==> flow/design.v <==
`timescale 1fs / 1fs
module row_col_cod #(
		     parameter WORD_W = 8,
		     parameter ROW_W = 4,  
			 parameter SIZE = (1<<ROW_W)
		     )
   (
    input 		  rst,
    input 		  en,
    input 		  clk,
    input [WORD_W-1:0] 	  word,
    output reg [SIZE-1:0] r_all_nxt, 
    output reg [SIZE-1:0] row_nxt,
    output reg [SIZE-1:0] col_nxt);
   integer 		  i;
   reg [WORD_W-ROW_W-1:0] 	  r_all_bin, col_bin;
   always @* begin
      r_all_nxt[SIZE-1] = 1'b1;
      r_all_bin = word>>ROW_W;  
      for(i = 0; i < SIZE ; i=i+1)begin
	 if( i < r_all_bin)
	   r_all_nxt[i] = 1'b0;
	 else
	   r_all_nxt[i] = 1'b1;
	 if(i == r_all_bin)
	   row_nxt[i] = 1'b1;
	 else
	   row_nxt[i] = 1'b0;
      end
      col_bin = (word<<ROW_W)>>ROW_W;  
      if(r_all_bin[0] == 0)
	for(i=0; i < SIZE; i = i+1)
	  if(i < col_bin)
	    col_nxt[i] = 1'b1;
	  else
	    col_nxt[i] = 1'b0;
      else
	for(i=(SIZE-1); i >= 0 ; i = i-1)
	  if(i >= (SIZE-col_bin))
	    col_nxt[i] = 1'b1;
	  else
	    col_nxt[i] = 1'b0;
   end
endmodule 
`timescale 1fs / 1fs
module row_col_cod_reg #(
		     parameter WORD_W = 8,
		     parameter ROW_W = 4,  
			 parameter SIZE = (1<<ROW_W)
		     )
   (
    input 		  rst,
    input 		  en,
    input 		  clk,
	input [SIZE-1:0] r_all_nxt, 
    input [SIZE-1:0] row_nxt,
    input [SIZE-1:0] col_nxt,
    output reg [SIZE-1:0] r_all, 
    output reg [SIZE-1:0] row,
    output reg [SIZE-1:0] col);
   always @ (posedge clk, posedge rst) begin 
      if(rst)begin
	 r_all <= 16'd0;
	   col <= 16'd0;
	   row <= 16'd0;
      end
      else if(en)begin
	 r_all <= r_all_nxt;
	 row <= row_nxt;
	 col <= col_nxt;
      end
   end 
endmodule
`timescale 1fs / 1fs
module row_col_cod_5x5 #(
		     parameter MAX = 25  
		     )
   (
    input 		  rst,
    input 		  en,
    input 		  clk,
    input [4:0] 	  word,
    output reg [4:0] r_all, 
    output reg [4:0] row,
    output reg [4:0] col);
    parameter SIZE = 3'd5;  
   integer 		  i;
   reg [4:0] 	  r_all_nxt, row_nxt, col_nxt;
   reg [2:0] 	  r_all_bin; 
   reg [2:0] 	  col_bin;
   always @* begin
	  r_all_nxt[4] = 1'b1;
      r_all_nxt[3:0] = r_all[3:0];
      row_nxt = row;
      r_all_bin = 3'd0;
      col_bin = 3'd0;
      col_nxt = col;
      if(word > MAX)
	 r_all_nxt = {SIZE{1'b1}};
      else begin
	 if(word <= 5'd5)begin
	   r_all_bin = 3'd0;
	   col_bin = word;
	 end
	 else
	   if(word <= 5'd10)begin
	      r_all_bin = 3'd1;
	      col_bin = word - 5'd5;
	   end
	   else
	     if(word <= 5'd15)begin
		r_all_bin = 3'd2;
		col_bin = word - 5'd10;
	     end
	     else
	       if(word <= 5'd20)begin
		  r_all_bin = 3'd3;
		  col_bin = word - 5'd15;
	       end
	       else begin
		  r_all_bin = 3'd4;
		  col_bin = word - 5'd20;
	       end
	 for(i = 0; i < SIZE ; i=i+1)begin
	    if( i < r_all_bin)
	      r_all_nxt[i] = 1'b0;
	    else
	      r_all_nxt[i] = 1'b1;
	    if(i == r_all_bin)
	      row_nxt[i] = 1'b1;
	    else
	      row_nxt[i] = 1'b0;
	 end
	 if(r_all_bin[0] == 0)
	   for(i=0; i < SIZE; i = i+1)
	     if(i < col_bin)
	       col_nxt[i] = 1'b1;
	     else
	       col_nxt[i] = 1'b0;
	 else
	   for(i=(SIZE-1); i >= 0 ; i = i-1)
	     if(i >= (SIZE-col_bin))
	       col_nxt[i] = 1'b1;
	     else
	       col_nxt[i] = 1'b0;
      end
   end
   always @ (posedge clk, posedge rst) begin 
      if(rst)begin
	 r_all <= 5'd0;
	 row <= 5'd0;
	 col <= 5'd0;
      end
      else if(en)begin
	 r_all <= r_all_nxt;
	 row <= row_nxt;
	 col <= col_nxt;
      end
   end 
endmodule  
`timescale 1fs / 1fs
module tdc_digital (
		    input 	  rst,
		    input 	  en,
		    input 	  clk,
		    input [6:0]  counter_in,
		    input [15:0] phase_in,
		    output [11:0] tdc_word);
   reg [6:0]				      counter;
   reg [15:0] 				      phase; 				      
   integer 				      i,j;
   always @ (posedge clk, posedge rst) begin 
      if(rst == 1'b1) begin
	 for (i=0; i<7; i=i+1) 
	   counter[i] <= 1'b0;
	 for (i=0; i<16; i=i+1) 
	   phase[i] <= 1'b0;
      end
      else if(en == 1'b1) begin
	 for (i=0; i<7; i=i+1) 
	   counter[i] <= counter_in[i];
	 for (i=0; i<16; i=i+1) 
	   phase[i] <= phase_in[i];
      end
   end 
   wire [6:0]			      counter_aux,counter_mod;
   reg [6:0] 			      counter_last;
   assign counter_aux = (phase[0] == 1) ? counter-1 : counter;
   assign counter_mod = counter_last - counter_aux;
   reg 				      edge_flag;
   reg  [4:0] 			      edge_index,edge_index_last;
   wire [4:0] 			      phase_shift;
   always @* begin
      edge_flag = 1'b0;
      edge_index = 5'd0;
      for (j=1; j<16; j = j+1) begin
	 if(phase[j-1]==1'b1 && phase[j]==1'b0) begin
	    edge_index = j-1'd1;
	    edge_flag = 1'b1;
	 end
	 if(phase[j-1]==1'b0 && phase[j]==1'b1) begin
	    edge_index = j-1'b1 + 5'd16;
	    edge_flag = 1'b1;
	 end
      end
      if(edge_flag == 1'b0)
	if(phase[5] == 1'b1)
	  edge_index = 5'd15;
	else
	  edge_index = 5'd31;
   end 
   assign tdc_word = (counter_mod<<5) + edge_index - edge_index_last;
   always @ (posedge clk, posedge rst)
     if(rst) begin
	counter_last <= 1'b0;
	edge_index_last <= 1'b0;
	end
     else if(en) begin
       counter_last <= counter_aux;
	edge_index_last <= edge_index;
     end	
endmodule
`timescale 1fs / 1fs
module adpll_ctr0(
    input 	      rst,
    input 	      en,
    input 	      clk,
    input [26-1:0] FCW,
    input [1:0]       adpll_mode,
    output reg 	      channel_lock,
    output 	      channel_sat,
    input 	      data_mod,
    output 	      dco_pd,
    output [4:0]      dco_c_l_rall,
    output [4:0]      dco_c_l_row,
    output [4:0]      dco_c_l_col,
    output [15:0]     dco_c_m_rall,
    output [15:0]     dco_c_m_row,
    output [15:0]     dco_c_m_col,
    output [15:0]     dco_c_s_rall,
    output [15:0]     dco_c_s_row,
    output [15:0]     dco_c_s_col,
    output 	      tdc_pd,
    output 	      tdc_pd_inj,
    input [6:0]       tdc_ripple_count,
    input [15:0]      tdc_phase,
    input [3:0]       alpha_l,
    input [3:0]       alpha_m,
    input [3:0]       alpha_s_rx,
    input [3:0]       alpha_s_tx,
    input [3:0]       beta,
    input [2:0]       lambda_rx,
    input [2:0]       lambda_tx,
    input [1:0]       iir_n_rx,
    input [1:0]       iir_n_tx, 
    input [4:0]       FCW_mod,
    input [4:0]       dco_c_l_word_test,
    input [7:0]       dco_c_m_word_test,
    input [7:0]       dco_c_s_word_test,
    input 	      dco_pd_test,
    input 	      tdc_pd_test,
    input 	      tdc_pd_inj_test		 
		 );
   wire signed [4:0]  dco_c_l_word;
   wire signed [7:0]  dco_c_m_word;
   wire signed [7:0]  dco_c_s_word;
   wire [11:0] 	      tdc_word;
   wire [15:0]     dco_c_m_rall_nxt;
   wire [15:0]     dco_c_m_row_nxt;
   wire [15:0]     dco_c_m_col_nxt;
   wire [15:0]     dco_c_s_rall_nxt;
   wire [15:0]     dco_c_s_row_nxt;
   wire [15:0]     dco_c_s_col_nxt;
   parameter IDLE = 5'b00001, PU = 5'b00010, C_L = 5'b00100, C_M = 5'b01000, C_S = 5'b10000;
   parameter  PD = 2'd0, TEST = 2'd1, RX = 2'd2, TX = 2'd3;
   reg [26-1:0] FCW_last;
   reg [1:0] 	   adpll_mode_last;
   reg [3:0] 	   alpha;
   reg [8:0] 	   time_count, time_count_nxt;
   reg 		   dco_pd_state, dco_pd_state_nxt;
   reg 		   tdc_pd_state, tdc_pd_state_nxt;
   reg 		   tdc_pd_inj_state, tdc_pd_inj_state_nxt;
   reg [4:0] 	   state_rx, state_rx_nxt;
   reg 		   rst_accum, rst_accum_nxt;
   reg 		   rst_lock_detect_nxt, rst_lock_detect;
   reg 		   en_lock_detect_nxt, en_lock_detect;
   reg 		   channel_lock_nxt;
   reg 		   en_integral, en_integral_nxt;
   reg 		   en_mod,en_mod_nxt;
   wire 	   rst_accum_all;
   wire        rst_lock_detect_all;
   wire signed [7:0] 		otw_int_round_sat;
   reg signed [4:0] 		otw_l_fixed, otw_l_fixed_nxt;
   reg signed [7:0] 		otw_m_fixed, otw_m_fixed_nxt;
   reg signed [7:0] 		otw_s_fixed, otw_s_fixed_nxt;
   wire signed [27-1:0] 	      ph_diff;
   wire signed [27-1:0] 	      ph_diff_accum;
   reg signed [27-1:0] 	ph_diff_accum_last;
   wire signed [27-1:0] 	ph_diff_mod;
   wire signed [27-1:0] 	freq_dev;
   wire signed [27-1:0] 	integral;
   wire signed [27-1:0] 	integral_beta;
   reg signed [27-1:0] 	integral_last;
   reg [1:0] 			iir_n;
   reg [2:0] 			lambda;
   wire signed [27-1:0] 	iir_out;
   wire signed [27-1:0] 	iir1_in, iir2_in, iir3_in;
   wire signed [27-1:0] 	iir1_out, iir2_out, iir3_out;
   reg signed [27-1:0] 	iir1_out_last, iir2_out_last, iir3_out_last;
   reg signed [27-1-14:0]      aux1, aux1_nxt, aux2, aux2_nxt;
   reg [4:0] 			      aux1_count, aux1_count_nxt, aux2_count, aux2_count_nxt;
   reg 				      lock_detect, lock_detect_nxt;
   reg signed [27-1-14:0]       lock_detect_word, lock_detect_word_nxt;
   row_col_cod_5x5 row_col_cod_l(
			    .rst(rst),
			    .en(en),
			    .clk(clk),
			    .word((dco_c_l_word[4]==0)?dco_c_l_word+5'd13:
				  dco_c_l_word-5'd19),
			    .r_all(dco_c_l_rall),
			    .row(dco_c_l_row),
			    .col(dco_c_l_col)
			    );
   row_col_cod row_col_cod_m(
			    .rst(rst),
			    .en(en),
			    .clk(clk),
			    .word({~dco_c_m_word[7],dco_c_m_word[6:0]}), 
			    .r_all_nxt(dco_c_m_rall_nxt),
			    .row_nxt(dco_c_m_row_nxt),
			    .col_nxt(dco_c_m_col_nxt)
			    );
   row_col_cod_reg row_col_cod_reg_m(
			    .rst(rst),
			    .en(en),
			    .clk(clk),
				.r_all_nxt(dco_c_m_rall_nxt),
			    .row_nxt(dco_c_m_row_nxt),
			    .col_nxt(dco_c_m_col_nxt),
			    .r_all(dco_c_m_rall),
			    .row(dco_c_m_row),
			    .col(dco_c_m_col)
			    );
   row_col_cod row_col_cod_s(
			    .rst(rst),
			    .en(en),
			    .clk(clk),
			    .word({~dco_c_s_word[7],dco_c_s_word[6:0]}),
			    .r_all_nxt(dco_c_s_rall_nxt),
			    .row_nxt(dco_c_s_row_nxt),
			    .col_nxt(dco_c_s_col_nxt)
			    );
   row_col_cod_reg row_col_cod_reg_s(
			    .rst(rst),
			    .en(en),
			    .clk(clk),
				.r_all_nxt(dco_c_s_rall_nxt),
			    .row_nxt(dco_c_s_row_nxt),
			    .col_nxt(dco_c_s_col_nxt),
			    .r_all(dco_c_s_rall),
			    .row(dco_c_s_row),
			    .col(dco_c_s_col)
			    );
   tdc_digital tdc_digital0(
			  .clk(clk),
			  .rst(rst),
			  .en(en),
			  .counter_in(tdc_ripple_count),
			  .phase_in(tdc_phase),
			  .tdc_word(tdc_word));
   assign dco_pd = (adpll_mode == TEST)? dco_pd_test : dco_pd_state;
   assign tdc_pd = (adpll_mode == TEST)? tdc_pd_test : tdc_pd_state;
   assign tdc_pd_inj = (adpll_mode == TEST)? tdc_pd_inj_test : tdc_pd_inj_state;
   assign ph_diff = FCW - {tdc_word,{{(14){1'b0}}}};
   assign freq_dev = (data_mod == 1'b1)? 
		     {{{(12+1){1'b0}}},FCW_mod,{{(14-5){1'b0}}}}:
		     ~{{{(12+1){1'b0}}},FCW_mod,{{(14-5){1'b0}}}}+1;
   assign ph_diff_mod = (en_mod==1'b0)? ph_diff: ph_diff + freq_dev;
   assign ph_diff_accum = ph_diff_accum_last + ph_diff_mod;
   assign rst_accum_all = rst | rst_accum;
   always @ (posedge clk, posedge rst_accum_all)
     if(rst_accum_all)
       ph_diff_accum_last <= 27'd0;
     else if(en)
       ph_diff_accum_last <= ph_diff_accum;
   assign integral = iir_out + integral_last;
   assign integral_beta = integral >>> beta;
   always @ (posedge clk, posedge rst_accum_all)
      if(rst_accum_all)
         integral_last <= 27'd0;
      else if(en&en_integral) 
	          integral_last <= integral;
   assign iir1_in = ph_diff_accum;
   assign iir1_out = (iir1_in>>>lambda)-(iir1_out_last>>>lambda)+iir1_out_last;
   assign iir2_in = iir1_out;
   assign iir2_out = (iir2_in>>>lambda)-(iir2_out_last>>>lambda)+iir2_out_last;
   assign iir3_in = iir2_out;
   assign iir3_out = (iir3_in>>>lambda)-(iir3_out_last>>>lambda)+iir3_out_last;
   assign iir_out = iir_n[1] ? (iir_n[0] ? iir3_out : iir2_out) :
		    (iir_n[0] ? iir1_out : iir1_in);
   always @ (posedge clk, posedge rst_accum_all )
     if(rst_accum_all) begin
	iir1_out_last <= 27'd0;
	iir2_out_last <= 27'd0;
	iir3_out_last <= 27'd0;
     end
     else if(en) begin
	iir1_out_last <= iir1_out;
	iir2_out_last <= iir2_out;
	iir3_out_last <= iir3_out;
     end 
   wire signed [27-1:0] 	ntw;
   wire signed [27-1:0] 	otw;
   wire [14-1:0] 		otw_frac;
   wire signed [27-1-14:0] otw_int;
   wire signed [27-1-14:0] otw_int_round; 
   assign ntw = (en_integral == 1'b1)? integral_beta + (iir_out >>> alpha) :
		iir_out >>> alpha;
   assign otw = (ntw << 7);
   assign otw_int = otw[27-1:14];
   assign otw_int_round = (otw[13]) ? otw_int + 1 : otw_int;
   assign otw_int_round_sat = (state_rx == C_L)? ((otw_int_round > 16'sd12 ) ? 8'sd12 :
   			      ((otw_int_round < -16'sd13 ) ? -8'sd13:otw_int_round )) : 
			      (otw_int_round > 16'sd127 ) ? 8'sd127 :
			      ((otw_int_round < -16'sd128 ) ? -8'sd128: otw_int_round); 
   assign dco_c_l_word = (adpll_mode == TEST)? dco_c_l_word_test :
			 (((state_rx == C_L) && ~rst_accum )? otw_int_round_sat :
			  otw_l_fixed);
   assign dco_c_m_word = (adpll_mode == TEST)? dco_c_m_word_test :
			 (((state_rx == C_M) && ~rst_accum )? otw_int_round_sat :
			 otw_m_fixed);
   assign dco_c_s_word = (adpll_mode == TEST)? dco_c_s_word_test :
			 (((state_rx == C_S) && ~rst_accum )? otw_int_round_sat :
			 otw_s_fixed);
   assign channel_sat = (dco_c_s_word == -8'sd128) || (dco_c_s_word == 8'sd127);
   always @ * begin
      state_rx_nxt = state_rx;
      otw_l_fixed_nxt = otw_l_fixed;
      otw_m_fixed_nxt = otw_m_fixed;
      otw_s_fixed_nxt = otw_s_fixed;
      time_count_nxt = time_count;
      dco_pd_state_nxt = dco_pd_state;
      tdc_pd_state_nxt = tdc_pd_state;
      tdc_pd_inj_state_nxt = tdc_pd_inj_state;  
      rst_accum_nxt = rst_accum;
      rst_lock_detect_nxt = rst_lock_detect;
      en_lock_detect_nxt = en_lock_detect;
      alpha = alpha_s_rx;
      channel_lock_nxt = channel_lock;
      en_integral_nxt = en_integral;
      lambda = lambda_rx;
      iir_n = 2'd0;
      en_mod_nxt = en_mod;
      if( (FCW != FCW_last) || (adpll_mode != adpll_mode_last))
	state_rx_nxt = IDLE;
      else
	case(state_rx)
	  IDLE:
	    begin
	       time_count_nxt = 9'd0;
	       otw_l_fixed_nxt = 5'sd0;
	       otw_m_fixed_nxt = 8'sd0;
	       otw_s_fixed_nxt = 8'sd0;
	       en_lock_detect_nxt = 1'b0;
	       rst_lock_detect_nxt = 1'b1;
	       channel_lock_nxt = 1'b0;
	       en_integral_nxt = 1'b0;
	       en_mod_nxt = 1'b0;
	       if(adpll_mode == PD) begin
		  dco_pd_state_nxt = 1'b1;
		  tdc_pd_state_nxt = 1'b1;
		  tdc_pd_inj_state_nxt = 1'b1;
	       end
	       if(adpll_mode == RX || adpll_mode == TX )
		 state_rx_nxt = PU;
	    end
	  PU: 
	    begin
	       time_count_nxt = time_count + 9'd1;
	       dco_pd_state_nxt = 1'b0;
	       case(time_count)
		 6'd16: tdc_pd_state_nxt = 1'b0;
		 6'd48: tdc_pd_inj_state_nxt = 1'b0;
		 7'd112:
		   begin 
		      state_rx_nxt = C_L;
		      rst_accum_nxt = 1'b1;
		      time_count_nxt = 9'd0; 
		   end
	       endcase
	    end 
	  C_L:  
	    begin
	       rst_accum_nxt = 1'b0;
	       rst_lock_detect_nxt = 1'b0;
	       alpha = alpha_l;
	       en_lock_detect_nxt = 1'b1;
	       if(lock_detect & (~rst_lock_detect))begin
		  otw_l_fixed_nxt = lock_detect_word;	      
		  state_rx_nxt = C_M;
		  rst_accum_nxt = 1'b1;
		  rst_lock_detect_nxt = 1'b1;
	       end
	    end 
	  C_M:  
	    begin
	       rst_accum_nxt = 1'b0;
	       alpha = alpha_m;
	       rst_lock_detect_nxt = 1'b0;
	       if(lock_detect & (~rst_lock_detect))begin		  
		  otw_m_fixed_nxt = lock_detect_word;  
		  state_rx_nxt = C_S;
		  rst_accum_nxt = 1'b1;
		  en_lock_detect_nxt = 1'b0;
	       end
	    end 
	  C_S:  
	    begin 
	       case(adpll_mode)
		 RX: 
		   begin
		      rst_accum_nxt = 1'b0;
		      alpha = alpha_s_rx;
		      iir_n = iir_n_rx;
		      lambda = lambda_rx;
		      time_count_nxt = time_count + 9'd1;
		      if(beta > 4'd0)
			en_integral_nxt = 1'b1;
		      case(time_count)
			9'd480: channel_lock_nxt = 1'b1;   
		      endcase 
		   end 
		 TX:
		   begin
		      rst_accum_nxt = 1'b0;
		      alpha = alpha_s_tx;
		      iir_n = iir_n_tx;
		      lambda = lambda_tx;
		      time_count_nxt = time_count + 9'd1;
		      case(time_count)
			9'd480: channel_lock_nxt = 1'b1;   
		      endcase
		      if(channel_lock == 1'b1) 
			en_mod_nxt = 1'b1;
		   end	 
	       endcase
	    end
	endcase  
   end
   always @ (posedge clk, posedge rst)
     if(rst)begin
	state_rx <= IDLE;
	time_count <= 9'd0;
	dco_pd_state <= 1'b1;
	tdc_pd_state <= 1'b1;
	tdc_pd_inj_state <= 1'b1;
	rst_accum <= 1'b0;
	otw_l_fixed <= 5'sd0;
	otw_m_fixed <= 8'sd0;
	otw_s_fixed <= 8'sd0;
	en_lock_detect <= 1'b0;
	rst_lock_detect <= 1'b0;
	channel_lock <= 1'b0;
	en_integral <= 1'b0;
	en_mod <= 1'b0;
	FCW_last <= 26'd0;
	adpll_mode_last <= 2'd0;
     end
     else if(en)begin
	state_rx <= state_rx_nxt;
	time_count <= time_count_nxt;
	dco_pd_state <= dco_pd_state_nxt;
	tdc_pd_state <= tdc_pd_state_nxt;
	tdc_pd_inj_state <= tdc_pd_inj_state_nxt;
   	rst_accum <= rst_accum_nxt;
	otw_l_fixed <= otw_l_fixed_nxt;
	otw_m_fixed <= otw_m_fixed_nxt;
	otw_s_fixed <= otw_s_fixed_nxt;
	en_lock_detect <= en_lock_detect_nxt;
	rst_lock_detect <= rst_lock_detect_nxt ;
	channel_lock <= channel_lock_nxt;
	en_integral <= en_integral_nxt;
	en_mod <= en_mod_nxt;
	FCW_last <= FCW;
	adpll_mode_last <= adpll_mode;
     end 
   always @ * begin
      aux1_nxt = aux1;
      aux2_nxt = aux2;
      aux1_count_nxt = aux1_count;
      aux2_count_nxt = aux2_count;
      lock_detect_nxt = lock_detect;
      lock_detect_word_nxt = lock_detect_word;
      if(otw_int_round_sat == aux1) begin
	 aux1_count_nxt = aux1_count_nxt + 4'd1;
	 if(aux1_count_nxt == 4'd15 || (state_rx == C_L && aux1_count_nxt == 5'd8 )  )begin
	    lock_detect_nxt = 1'b1;
	    lock_detect_word_nxt = aux1;
	 end
      end
      else 
	if(otw_int_round_sat == aux2) begin
	   aux2_count_nxt = aux2_count_nxt + 4'd1;
	   if(aux2_count_nxt == 4'd15 || (state_rx == C_L && aux1_count_nxt == 5'd8 ) )begin
	      lock_detect_nxt = 1'b1;
	      lock_detect_word_nxt = aux2;   
	   end	   
	end
	else begin
	   aux1_nxt = otw_int_round;
	   aux1_count_nxt = 4'd1;
	   aux2_nxt = aux1;
	   aux2_count_nxt = aux1_count;
	end 
   end 
   assign rst_lock_detect_all  = rst|rst_lock_detect;
   always @ (posedge clk, posedge rst_lock_detect_all)
     if(rst_lock_detect_all)begin
	aux1 <= {(27-14){1'b1}};
     aux2 <= {(27-14){1'b1}};
     aux1_count <=4'h0;
     aux2_count <= 4'h0;
     lock_detect <= 1'b0;
     lock_detect_word <= {(27-14){1'b1}};
  end
     else if(en & en_lock_detect)begin
	aux1 <= aux1_nxt;
	aux2 <= aux2_nxt;
	aux1_count <= aux1_count_nxt;
	aux2_count <= aux2_count_nxt;
	lock_detect <= lock_detect_nxt;
	lock_detect_word <= lock_detect_word_nxt;
     end
endmodule 
`timescale 1fs / 1fs
module adpll_ctr
   (
    input                     rst,
    input                     clk,
    input                     valid,
    input [5-1:0] address,
    input [26-1:0] wdata,
    input                     wstrb,
    output [1:0]              rdata,
    output reg                ready,
    input                     data_mod,  
    output                    dco_pd,
    output reg [1:0]          dco_osc_gain,
    output [4:0]              dco_c_l_rall,
    output [4:0]              dco_c_l_row,
    output [4:0]              dco_c_l_col,
    output [15:0]             dco_c_m_rall,
    output [15:0]             dco_c_m_row,
    output [15:0]             dco_c_m_col,
    output [15:0]             dco_c_s_rall,
    output [15:0]             dco_c_s_row,
    output [15:0]             dco_c_s_col,
    output                    tdc_pd,
    output                    tdc_pd_inj,
    output reg [2:0]          tdc_ctr_freq,
    input [6:0]               tdc_ripple_count,
    input [15:0]              tdc_phase
    );
   always @(posedge clk, posedge rst) begin
     if (rst)
       ready <= 1'b0;
     else
       ready <= valid;
   end
   reg                        rst_soft;
   reg [26-1:0]            FCW;
   reg [1:0]                  adpll_mode;
   reg                        en;
   reg [3:0]                  alpha_l;
   reg [3:0]                  alpha_m;
   reg [3:0]                  alpha_s_rx;
   reg [3:0]                  alpha_s_tx;
   reg [3:0]                  beta;
   reg [2:0]                  lambda_rx;
   reg [2:0]                  lambda_tx;
   reg [1:0]                  iir_n_rx;
   reg [1:0]                  iir_n_tx;
   reg [4:0]                  FCW_mod;
   reg signed [4:0]           dco_c_l_word_test;
   reg signed [7:0]           dco_c_m_word_test;
   reg signed [7:0]           dco_c_s_word_test;
   reg                        dco_pd_test;
   reg                        tdc_pd_test;
   reg                        tdc_pd_inj_test;
   wire                       rst_int;
   assign rst_int = rst | rst_soft;
   wire                       channel_lock;
   wire                       channel_sat;
   assign rdata = (address == (5'd0))? {{1'b0}, channel_lock}:
                  (address == (5'd23))? {{1'b0}, channel_sat}:
                  {2'b11};
   always @ (posedge clk, posedge rst) begin
     if (rst) begin
        rst_soft <= 1'b0;
        FCW <= 26'h2620000;  
        adpll_mode <= 2'b0;
        en <= 1'b0;
        alpha_l <= 4'd14;
        alpha_m <= 4'd8;
        alpha_s_rx <= 4'd7;
        alpha_s_tx <= 4'd4;
        beta <= 4'd0;
        lambda_rx <= 3'd2;
        lambda_tx <= 3'd2;
        iir_n_rx <= 2'd3;
        iir_n_tx <= 2'd2;
        FCW_mod <= 5'b01001;  
        dco_c_l_word_test <= 5'sd0;
        dco_c_m_word_test <= 8'sd0;
        dco_c_s_word_test <= 8'sd0;
        dco_pd_test <= 1'b1;
        tdc_pd_test <= 1'b1;
        tdc_pd_inj_test <= 1'b1;
        tdc_ctr_freq <= 3'b100;
        dco_osc_gain <= 2'b10;
     end else if (valid & wstrb) begin
        case (address)
          (5'd1): rst_soft <= wdata[0];
          (5'd2): FCW <= wdata[26-1:0];
          (5'd3): adpll_mode <= wdata[1:0];
          (5'd4): en <= wdata[0];
          (5'd5): alpha_l <= wdata[3:0];
          (5'd6): alpha_m <= wdata[3:0];
          (5'd7): alpha_s_rx <= wdata[3:0];
          (5'd8): alpha_s_tx <= wdata[3:0];
          (5'd9): beta <= wdata[3:0];
          (5'd10): lambda_rx <= wdata[2:0];
          (5'd11): lambda_tx <= wdata[2:0];
          (5'd12): iir_n_rx <= wdata[1:0];
          (5'd13): iir_n_tx <= wdata[1:0];
          (5'd14): FCW_mod <= wdata[4:0];
          (5'd15): dco_c_l_word_test <= wdata[4:0];
          (5'd16): dco_c_m_word_test <= wdata[7:0];
          (5'd17): dco_c_s_word_test <= wdata[7:0];
          (5'd18): dco_pd_test <= wdata[0];
          (5'd19): tdc_pd_test <= wdata[0];
          (5'd20): tdc_pd_inj_test <= wdata[0];
          (5'd21): tdc_ctr_freq <= wdata[2:0];
          (5'd22): dco_osc_gain <= wdata[1:0];
          default:;
        endcase
     end
   end
   adpll_ctr0 adpll_ctr0
     (
	  .clk               (clk),
	  .rst               (rst_int),
	  .en                (en),
	  .FCW               (FCW[26-1:0]),
	  .adpll_mode        (adpll_mode[1:0]),
	  .data_mod          (data_mod),
	  .tdc_ripple_count  (tdc_ripple_count[6:0]),
	  .tdc_phase         (tdc_phase[15:0]),
	  .alpha_l           (alpha_l[3:0]),
	  .alpha_m           (alpha_m[3:0]),
	  .alpha_s_rx        (alpha_s_rx[3:0]),
	  .alpha_s_tx        (alpha_s_tx[3:0]),
	  .beta              (beta[3:0]),
	  .lambda_rx         (lambda_rx[2:0]),
	  .lambda_tx         (lambda_tx[2:0]),
	  .iir_n_rx          (iir_n_rx[1:0]),
	  .iir_n_tx          (iir_n_tx[1:0]),
	  .FCW_mod           (FCW_mod[4:0]),
	  .dco_c_l_word_test (dco_c_l_word_test[4:0]),
	  .dco_c_m_word_test (dco_c_m_word_test[7:0]),
	  .dco_c_s_word_test (dco_c_s_word_test[7:0]),
	  .dco_pd_test       (dco_pd_test),
	  .tdc_pd_test       (tdc_pd_test),
	  .tdc_pd_inj_test   (tdc_pd_inj_test),
	  .channel_lock      (channel_lock),
	  .channel_sat       (channel_sat),
	  .dco_pd            (dco_pd),
	  .dco_c_l_rall      (dco_c_l_rall[4:0]),
	  .dco_c_l_row       (dco_c_l_row[4:0]),
	  .dco_c_l_col       (dco_c_l_col[4:0]),
	  .dco_c_m_rall      (dco_c_m_rall[15:0]),
	  .dco_c_m_row       (dco_c_m_row[15:0]),
	  .dco_c_m_col       (dco_c_m_col[15:0]),
	  .dco_c_s_rall      (dco_c_s_rall[15:0]),
	  .dco_c_s_row       (dco_c_s_row[15:0]),
	  .dco_c_s_col       (dco_c_s_col[15:0]),
	  .tdc_pd            (tdc_pd),
	  .tdc_pd_inj        (tdc_pd_inj)
      );
endmodule
Reports on adpll_ctr
What the tools print for adpll_ctr, step after step.
Lines are those of the file above, counted from 1.
Operators carry their Yosys type and port widths (W data, S select, Z words).
{ "setup": {"design": "adpll_ctr", "clock_port": "clk", "cell_library": "sky130hd", "pvt_corner": "tt_025C_1v80"} }

After elaboration
Yosys after proc, flatten, opt, wreduce and memory -nomap, before mapping. Memory bits, and registers merged into a memory's read port (data or address), are not among the register bits. Print and check cells are not counted. Equal cells are merged and count once.
{ "word_totals": {"register_bits": 485, "latchBits": 0, "ram_bits": 0, "romBits": 0, "clocked_rd_ports_x_width": 0, "memories": 0, "in_bits": 59, "output_inout_bits": 122, "wordCells": 807} }
{ "op_classes": {"add_sub_neg": 29, "multipliers": 0, "div_mod_pow": 0, "cmp": 121, "equal": 97, "shifts": 8, "mux": 340, "n_logic": 32, "n_reduce_logical": 97} }
{ "ops": {"columns": ["op", "count"], "rows": [
  ["$ge A4 B32 Y1 const A", 16],
  ["$ge A3 B32 Y1 const A", 9],
  ["$mux W1", 240],
  ["$mux W5", 43],
  ["$ge A1 B32 Y1 const A", 6],
  ["$ge A2 B32 Y1 const A", 6],
  ["$add A27 B27 Y27", 6],
  ["$sshr A27 B3 Y27", 6],
  ["$mux W27", 5],
  ["$lt A4 B4 Y1 const A", 32],
  ["$mux W8", 14],
  ["$sub A27 B27 Y27", 3],
  ["$eq A5 B4 Y1 const B", 13],
  ["$lt A3 B4 Y1 const A", 16],
  ["$eq A4 B4 Y1 const A", 16],
  ["$sshr A27 B4 Y20", 2],
  ["$reduce_and A2 Y1", 25],
  ["$eq A5 B5 Y1 const B", 9],
  ["$mux W3", 12],
  ["$logic_and A1 B1 Y1", 35],
  ["$lt A1 B4 Y1 const A", 8],
  ["$lt A2 B4 Y1 const A", 8],
  ["$eq A3 B4 Y1 const A", 8],
  ["$reduce_and A5 Y1", 6],
  ["$not A14 Y27", 1],
  ["$sub A26 B26 Y27", 1],
  ["$add A27 B1 Y27 const B", 1],
  ["$pmux W9 S3", 1]
]} }
Not listed: further kinds 77, cells in them 176.

Depth
Yosys ltp: most cells in a row. Word level: on the elaborated netlist, between registers, memories and ports. Mapped: between sequential cells and ports; inverters and the memories' decode and read muxes count.
{ "logic_depth": {"word_depth": 74, "ABC_AREA": 0, "ltp_mapped": 133} }

After synthesis
Yosys stat after the flow's synthesis: flattened, memories mapped to cells. It holds for the ABC_AREA given above (unset counts as 0); a run with the other value may have another netlist.
{ "types": {"columns": ["type", "count", "type_area_um2"], "rows": [
  ["sky130_fd_sc_hd__dfrtp_1", 420, 1.05E+04],
  ["sky130_fd_sc_hd__ha_1", 228, 2.85E+03],
  ["sky130_fd_sc_hd__mux2_2", 237, 2668.81],
  ["sky130_fd_sc_hd__nand2_1", 691, 2.59E+03],
  ["sky130_fd_sc_hd__a21oi_1", 424, 2.12E+03],
  ["sky130_fd_sc_hd__o21ai_0", 399, 2E+03],
  ["sky130_fd_sc_hd__nor2_1", 482, 1.81E+03],
  ["sky130_fd_sc_hd__mux2i_1", 178, 1.78E+03],
  ["sky130_fd_sc_hd__fa_1", 84, 1.68E+03],
  ["sky130_fd_sc_hd__dfstp_2", 62, 1.63E+03],
  ["sky130_fd_sc_hd__inv_1", 387, 1.45E+03],
  ["sky130_fd_sc_hd__xnor2_1", 136, 1.19E+03],
  ["sky130_fd_sc_hd__clkbuf_1", 238, 893.357],
  ["sky130_fd_sc_hd__a21o_1", 105, 788.256],
  ["sky130_fd_sc_hd__xor2_1", 85, 744.464],
  ["sky130_fd_sc_hd__a211oi_1", 95, 713.184],
  ["sky130_fd_sc_hd__nand3_1", 123, 615.59],
  ["sky130_fd_sc_hd__o211ai_1", 74, 555.533]
]} }
Other cell types: 103; their cells: 1205.
{ "synth_totals": {"cell_count": 5653, "area_um2": 45844.0, "seq_area_um2": 12139.1, "ff_cells": 482, "buffers": 316} }
By module: a second synthesis without flattening, with its own total; a netlist apart from the flattened one above.
{ "hier_totals": {"hier_cells": 5366, "hier_area_um2": 45931.6} }
Each row is one instance without its submodules.
{ "modules": {"columns": ["module", "n_inst", "cells", "area_um2"], "rows": [
  ["adpll_ctr0", 1, 4281, 33263.2],
  ["adpll_ctr", 1, 245, 3892.5],
  ["row_col_cod_reg", 2, 102, 1864.3],
  ["tdc_digital", 1, 265, 2423.6],
  ["row_col_cod", 2, 118, 706.9],
  ["row_col_cod_5x5", 1, 135, 1209.9]
]} }

Timing after synthesis
Source: OpenSTA report_checks on the synthesized netlist (no wires, ideal clock, input and output delay 20% of the period each), path of least setup slack; recovery checks are left aside. Register names are those of the netlist, which keeps one name where synthesis merged equal registers.
{ "synth_path": {"path_kind": "input port to output port", "start": "input port data_mod", "end": "output port rdata[0]", "period_ns": 40.0, "out_delay_ns": 8.000, "arrival_ns": 27.742, "t_required_ns": 32.000, "setup_slack_ns": 4.258, "path_delay_ns": 19.742, "path_stages": 100, "path_buffers": 4, "synth_period_reached_ns": 35.742} }
"path_delay_ns" = arrival - input delay + setup time.
At an output port there is no setup time.
"path_stages": output pins that drive a net of the path, with the launching flip-flop's if there is one; two outputs of one cell count as two.
"synth_period_reached_ns" is the clock period less the worst setup slack; recovery checks do not enter. This is arithmetic on one report: input and output delays are still those of the set period (20% each).
The rows between start and end are the longest chain of elaborated cells between them; the timing report does not say that the signal goes this way. Where chains are equally long, one stands for them.
A line is the first line of the expression or statement that the cell stems from. Yosys adds cells for indexed reads and writes and turns some case tables into memories.
{ "synth_between": {"path_cell_list": "sky130_fd_sc_hd__clkbuf_1 -> sky130_fd_sc_hd__mux2_2 -> sky130_fd_sc_hd__inv_1 -> sky130_fd_sc_hd__fa_1 -> sky130_fd_sc_hd__nor2b_1 -> sky130_fd_sc_hd__o21ai_0 -> sky130_fd_sc_hd__nand2b_1 -> sky130_fd_sc_hd__a21o_1 -> sky130_fd_sc_hd__a21o_1 -> sky130_fd_sc_hd__a21o_1 -> sky130_fd_sc_hd__a21o_1 -> sky130_fd_sc_hd__a21o_1 -> sky130_fd_sc_hd__a21o_1 -> sky130_fd_sc_hd__a21o_1 -> sky130_fd_sc_hd__a21o_1 -> sky130_fd_sc_hd__a21o_1 -> sky130_fd_sc_hd__a21o_1 -> sky130_fd_sc_hd__xnor2_1 -> (+64 left out) -> sky130_fd_sc_hd__a21o_1 -> sky130_fd_sc_hd__a21o_1 -> sky130_fd_sc_hd__a21o_1 -> sky130_fd_sc_hd__a31oi_1 -> sky130_fd_sc_hd__xnor2_1 -> sky130_fd_sc_hd__a32oi_2 -> sky130_fd_sc_hd__or4b_4 -> sky130_fd_sc_hd__nor4_4 -> sky130_fd_sc_hd__xnor2_1 -> sky130_fd_sc_hd__buf_6 -> sky130_fd_sc_hd__o21ai_0 -> sky130_fd_sc_hd__a21oi_1 -> sky130_fd_sc_hd__a22oi_1 -> sky130_fd_sc_hd__or2_2 -> sky130_fd_sc_hd__nor3_1 -> sky130_fd_sc_hd__a31o_2 -> sky130_fd_sc_hd__o22ai_1 -> sky130_fd_sc_hd__nand2b_1", "elab_chain_len": 31} }
{ "synth_lines": {"columns": ["item", "line", "rtl"], "rows": [
  ["start, declared", 646, "input                     data_mod,"],
  ["$mux W27", 375, "assign freq_dev = (data_mod == 1'b1)?"],
  ["$add A27 B27 Y27", 378, "assign ph_diff_mod = (en_mod==1'b0)? ph_diff: ph_diff + freq_dev;"],
  ["$mux W27", 378, null],
  ["$add A27 B27 Y27", 379, "assign ph_diff_accum = ph_diff_accum_last + ph_diff_mod;"],
  ["$sshr A27 B3 Y27", 394, "assign iir1_out = (iir1_in>>>lambda)-(iir1_out_last>>>lambda)+iir1_out_last;"],
  ["$sub A27 B27 Y27", 394, null],
  ["$add A27 B27 Y27", 394, null],
  ["(+17 left out)", null, null],
  ["$mux W8", 422, "assign otw_int_round_sat = (state_rx == C_L)? ((otw_int_round > 16'sd12 ) ? 8'sd12 :"],
  ["$mux W8", 433, "(((state_rx == C_S) && ~rst_accum )? otw_int_round_sat :"],
  ["$mux W8", 432, "assign dco_c_s_word = (adpll_mode == TEST)? dco_c_s_word_test :"],
  ["$eq A8 B8 Y1", 435, "assign channel_sat = (dco_c_s_word == -8'sd128) || (dco_c_s_word == 8'sd127);"],
  ["$logic_or A1 B1 Y1", 435, null],
  ["$mux W2", 695, "(address == (5'd23))? {{1'b0}, channel_sat}:"],
  ["$mux W2", 694, "assign rdata = (address == (5'd0))? {{1'b0}, channel_lock}:"],
  ["end, declared", 644, "output [1:0]              rdata,"]
]} }

Path in the finished layout
Path of least setup slack in the final report of flow run 1 (OpenROAD, finished layout, wires in). Where an end is a register, its clock arrival counts in the times.
{ "layout_path": {"path_kind": "input port to output port", "start": "input port data_mod", "end": "output port rdata[0]", "period_ns": 40.0, "out_delay_ns": 8.00, "arrival_ns": 31.31, "t_required_ns": 32.00, "setup_slack_ns": 0.69, "path_stages": 105, "path_buffers": 8} }
The rows between start and end are the longest chain of elaborated cells between them; the timing report does not say that the signal goes this way. Where chains are equally long, one stands for them.
{ "layout_between": {"path_cell_list": "sky130_fd_sc_hd__clkbuf_2 -> sky130_fd_sc_hd__nor2_1 -> sky130_fd_sc_hd__xor2_1 -> sky130_fd_sc_hd__ha_1 -> sky130_fd_sc_hd__nor2b_1 -> sky130_fd_sc_hd__o21ai_0 -> sky130_fd_sc_hd__nand2b_1 -> sky130_fd_sc_hd__a21o_1 -> sky130_fd_sc_hd__a21o_1 -> sky130_fd_sc_hd__a21o_1 -> sky130_fd_sc_hd__a21o_1 -> sky130_fd_sc_hd__a21o_1 -> sky130_fd_sc_hd__a21o_1 -> sky130_fd_sc_hd__a21o_1 -> sky130_fd_sc_hd__a21o_1 -> sky130_fd_sc_hd__xnor2_1 -> sky130_fd_sc_hd__mux2_2 -> sky130_fd_sc_hd__ha_2 -> (+69 left out) -> sky130_fd_sc_hd__ha_1 -> sky130_fd_sc_hd__inv_1 -> sky130_fd_sc_hd__nor2_1 -> sky130_fd_sc_hd__nand3_1 -> sky130_fd_sc_hd__buf_2 -> sky130_fd_sc_hd__nor4_4 -> sky130_fd_sc_hd__xnor2_4 -> sky130_fd_sc_hd__buf_6 -> sky130_fd_sc_hd__o21ai_0 -> sky130_fd_sc_hd__a21oi_2 -> sky130_fd_sc_hd__a22oi_2 -> sky130_fd_sc_hd__buf_6 -> sky130_fd_sc_hd__or2_2 -> sky130_fd_sc_hd__nor3_4 -> sky130_fd_sc_hd__a31o_2 -> sky130_fd_sc_hd__o22ai_1 -> sky130_fd_sc_hd__nand2b_1 -> sky130_fd_sc_hd__clkdlybuf4s50_1", "elab_chain_len": 31} }
{ "layout_lines": {"columns": ["item", "line", "rtl"], "rows": [
  ["start, declared", 646, "input                     data_mod,"],
  ["$mux W27", 375, "assign freq_dev = (data_mod == 1'b1)?"],
  ["$add A27 B27 Y27", 378, "assign ph_diff_mod = (en_mod==1'b0)? ph_diff: ph_diff + freq_dev;"],
  ["$mux W27", 378, null],
  ["$add A27 B27 Y27", 379, "assign ph_diff_accum = ph_diff_accum_last + ph_diff_mod;"],
  ["$sshr A27 B3 Y27", 394, "assign iir1_out = (iir1_in>>>lambda)-(iir1_out_last>>>lambda)+iir1_out_last;"],
  ["$sub A27 B27 Y27", 394, null],
  ["$add A27 B27 Y27", 394, null],
  ["(+17 left out)", null, null],
  ["$mux W8", 422, "assign otw_int_round_sat = (state_rx == C_L)? ((otw_int_round > 16'sd12 ) ? 8'sd12 :"],
  ["$mux W8", 433, "(((state_rx == C_S) && ~rst_accum )? otw_int_round_sat :"],
  ["$mux W8", 432, "assign dco_c_s_word = (adpll_mode == TEST)? dco_c_s_word_test :"],
  ["$eq A8 B8 Y1", 435, "assign channel_sat = (dco_c_s_word == -8'sd128) || (dco_c_s_word == 8'sd127);"],
  ["$logic_or A1 B1 Y1", 435, null],
  ["$mux W2", 695, "(address == (5'd23))? {{1'b0}, channel_sat}:"],
  ["$mux W2", 694, "assign rdata = (address == (5'd0))? {{1'b0}, channel_lock}:"],
  ["end, declared", 644, "output [1:0]              rdata,"]
]} }

Top module adpll_ctr; platform sky130hd; tools Yosys and OpenROAD; 6 stored runs in no particular order. Input and output delays are each 20% of the period that was set; the output load is 0.01 pF.
"achieved clock period (ns)" is the run's clock period less its worst setup slack. It is reckoned from that one timing run; input and output delays stay at 20% of the period that was set.
"worst setup path time (ns)" = time allowed to the worst setup path (clock period - input delay - output delay, where it has them) - its slack; a late launch clock adds to it, a late capture clock takes from it.

settings of flow run 1
{
  "CELL_PAD_IN_SITES_DETAIL_PLACEMENT": 1,
  "CORE_ASPECT_RATIO": 0.83,
  "CORE_MARGIN": 8,
  "CTS_CLUSTER_DIAMETER": 120,
  "CTS_CLUSTER_SIZE": 88,
  "GPL_TIMING_DRIVEN": 0,
  "HOLD_SLACK_MARGIN": 0.28,
  "MAX_ROUTING_LAYER": "met4",
  "MIN_ROUTING_LAYER": "met1",
  "PLACE_DENSITY": 0.43,
  "TNS_END_PERCENT": 35,
  "period_ns": 40.0,
  "CAP_MARGIN": 20,
  "CORE_UTILIZATION": 40,
  "SLEW_MARGIN": 20
}
report of flow run 1
yosys chip area after synthesis (um^2): 45844.0
finish__design__die__area: 125746.0
finish__design__instance__area__stdcell: 53339.9
finish__design__instance__utilization: 0.4675
finish__timing__setup__ws: 0.692
finish__timing__setup__tns: 0.000
finish__timing__hold__ws: 0.485
achieved clock period (ns): 39.308
worst setup path time (ns): 23.31
worst setup path kind: input port to output port

settings of flow run 2
{
  "CELL_PAD_IN_SITES_DETAIL_PLACEMENT": 1,
  "CORE_ASPECT_RATIO": 0.83,
  "CORE_MARGIN": 8,
  "CTS_CLUSTER_SIZE": 88,
  "HOLD_SLACK_MARGIN": 0.28,
  "MAX_ROUTING_LAYER": "met4",
  "MIN_ROUTING_LAYER": "met1",
  "PLACE_DENSITY": 0.43,
  "SETUP_SLACK_MARGIN": 5.0,
  "TNS_END_PERCENT": 35,
  "period_ns": 40.0,
  "CAP_MARGIN": 20,
  "CORE_UTILIZATION": 40,
  "SLEW_MARGIN": 20
}
report of flow run 2
yosys chip area after synthesis (um^2): 45844.0
finish__design__die__area: 125746.0
finish__design__instance__area__stdcell: 57063.5
finish__design__instance__utilization: 0.5001
finish__timing__setup__ws: 4.332
finish__timing__setup__tns: 0.000
finish__timing__hold__ws: 0.454
achieved clock period (ns): 35.668
worst setup path time (ns): 19.67
worst setup path kind: input port to output port

settings of flow run 3
{
  "CELL_PAD_IN_SITES_DETAIL_PLACEMENT": 1,
  "PLACE_DENSITY": 0.43,
  "period_ns": 40.0,
  "CAP_MARGIN": 20,
  "CORE_MARGIN": 2,
  "CORE_UTILIZATION": 40,
  "SLEW_MARGIN": 20
}
report of flow run 3
yosys chip area after synthesis (um^2): 45844.0
finish__design__die__area: 117334.0
finish__design__instance__area__stdcell: 52546.6
finish__design__instance__utilization: 0.4608
finish__timing__setup__ws: 1.378
finish__timing__setup__tns: 0.000
finish__timing__hold__ws: 0.264
achieved clock period (ns): 38.622
worst setup path time (ns): 22.62
worst setup path kind: input port to output port

settings of flow run 4
{
  "ABC_AREA": 1,
  "CELL_PAD_IN_SITES_GLOBAL_PLACEMENT": 3,
  "CORE_MARGIN": 8,
  "CORE_UTILIZATION": 41,
  "MAX_ROUTING_LAYER": "met4",
  "PLACE_DENSITY": 0.54,
  "TNS_END_PERCENT": 40,
  "period_ns": 40.0,
  "CAP_MARGIN": 20,
  "SLEW_MARGIN": 20
}
report of flow run 4
yosys chip area after synthesis (um^2): 42609.6
finish__design__die__area: 114498.0
finish__design__instance__area__stdcell: 47844.6
finish__design__instance__utilization: 0.4629
finish__timing__setup__ws: 2.383
finish__timing__setup__tns: 0.000
finish__timing__hold__ws: 0.469
achieved clock period (ns): 37.617
worst setup path time (ns): 21.62
worst setup path kind: input port to output port

settings of flow run 5
{
  "CORE_UTILIZATION": 40,
  "PLACE_DENSITY": 0.6,
  "period_ns": 52.0,
  "CAP_MARGIN": 20,
  "CORE_MARGIN": 2,
  "SLEW_MARGIN": 20
}
report of flow run 5
yosys chip area after synthesis (um^2): 45844.0
finish__design__die__area: 117334.0
finish__design__instance__area__stdcell: 51124.0
finish__design__instance__utilization: 0.4483
finish__timing__setup__ws: 5.451
finish__timing__setup__tns: 0.000
finish__timing__hold__ws: 0.477
achieved clock period (ns): 46.549
worst setup path time (ns): 25.75
worst setup path kind: input port to output port

settings of flow run 6
{
  "CORE_UTILIZATION": 40,
  "PLACE_DENSITY": 0.6,
  "period_ns": 40.0,
  "CAP_MARGIN": 20,
  "CORE_MARGIN": 2,
  "SLEW_MARGIN": 20
}
report of flow run 6
yosys chip area after synthesis (um^2): 45844.0
finish__design__die__area: 117334.0
finish__design__instance__area__stdcell: 52242.6
finish__design__instance__utilization: 0.4581
finish__timing__setup__ws: 1.142
finish__timing__setup__tns: 0.000
finish__timing__hold__ws: 0.327
achieved clock period (ns): 38.858
worst setup path time (ns): 22.86
worst setup path kind: input port to output port
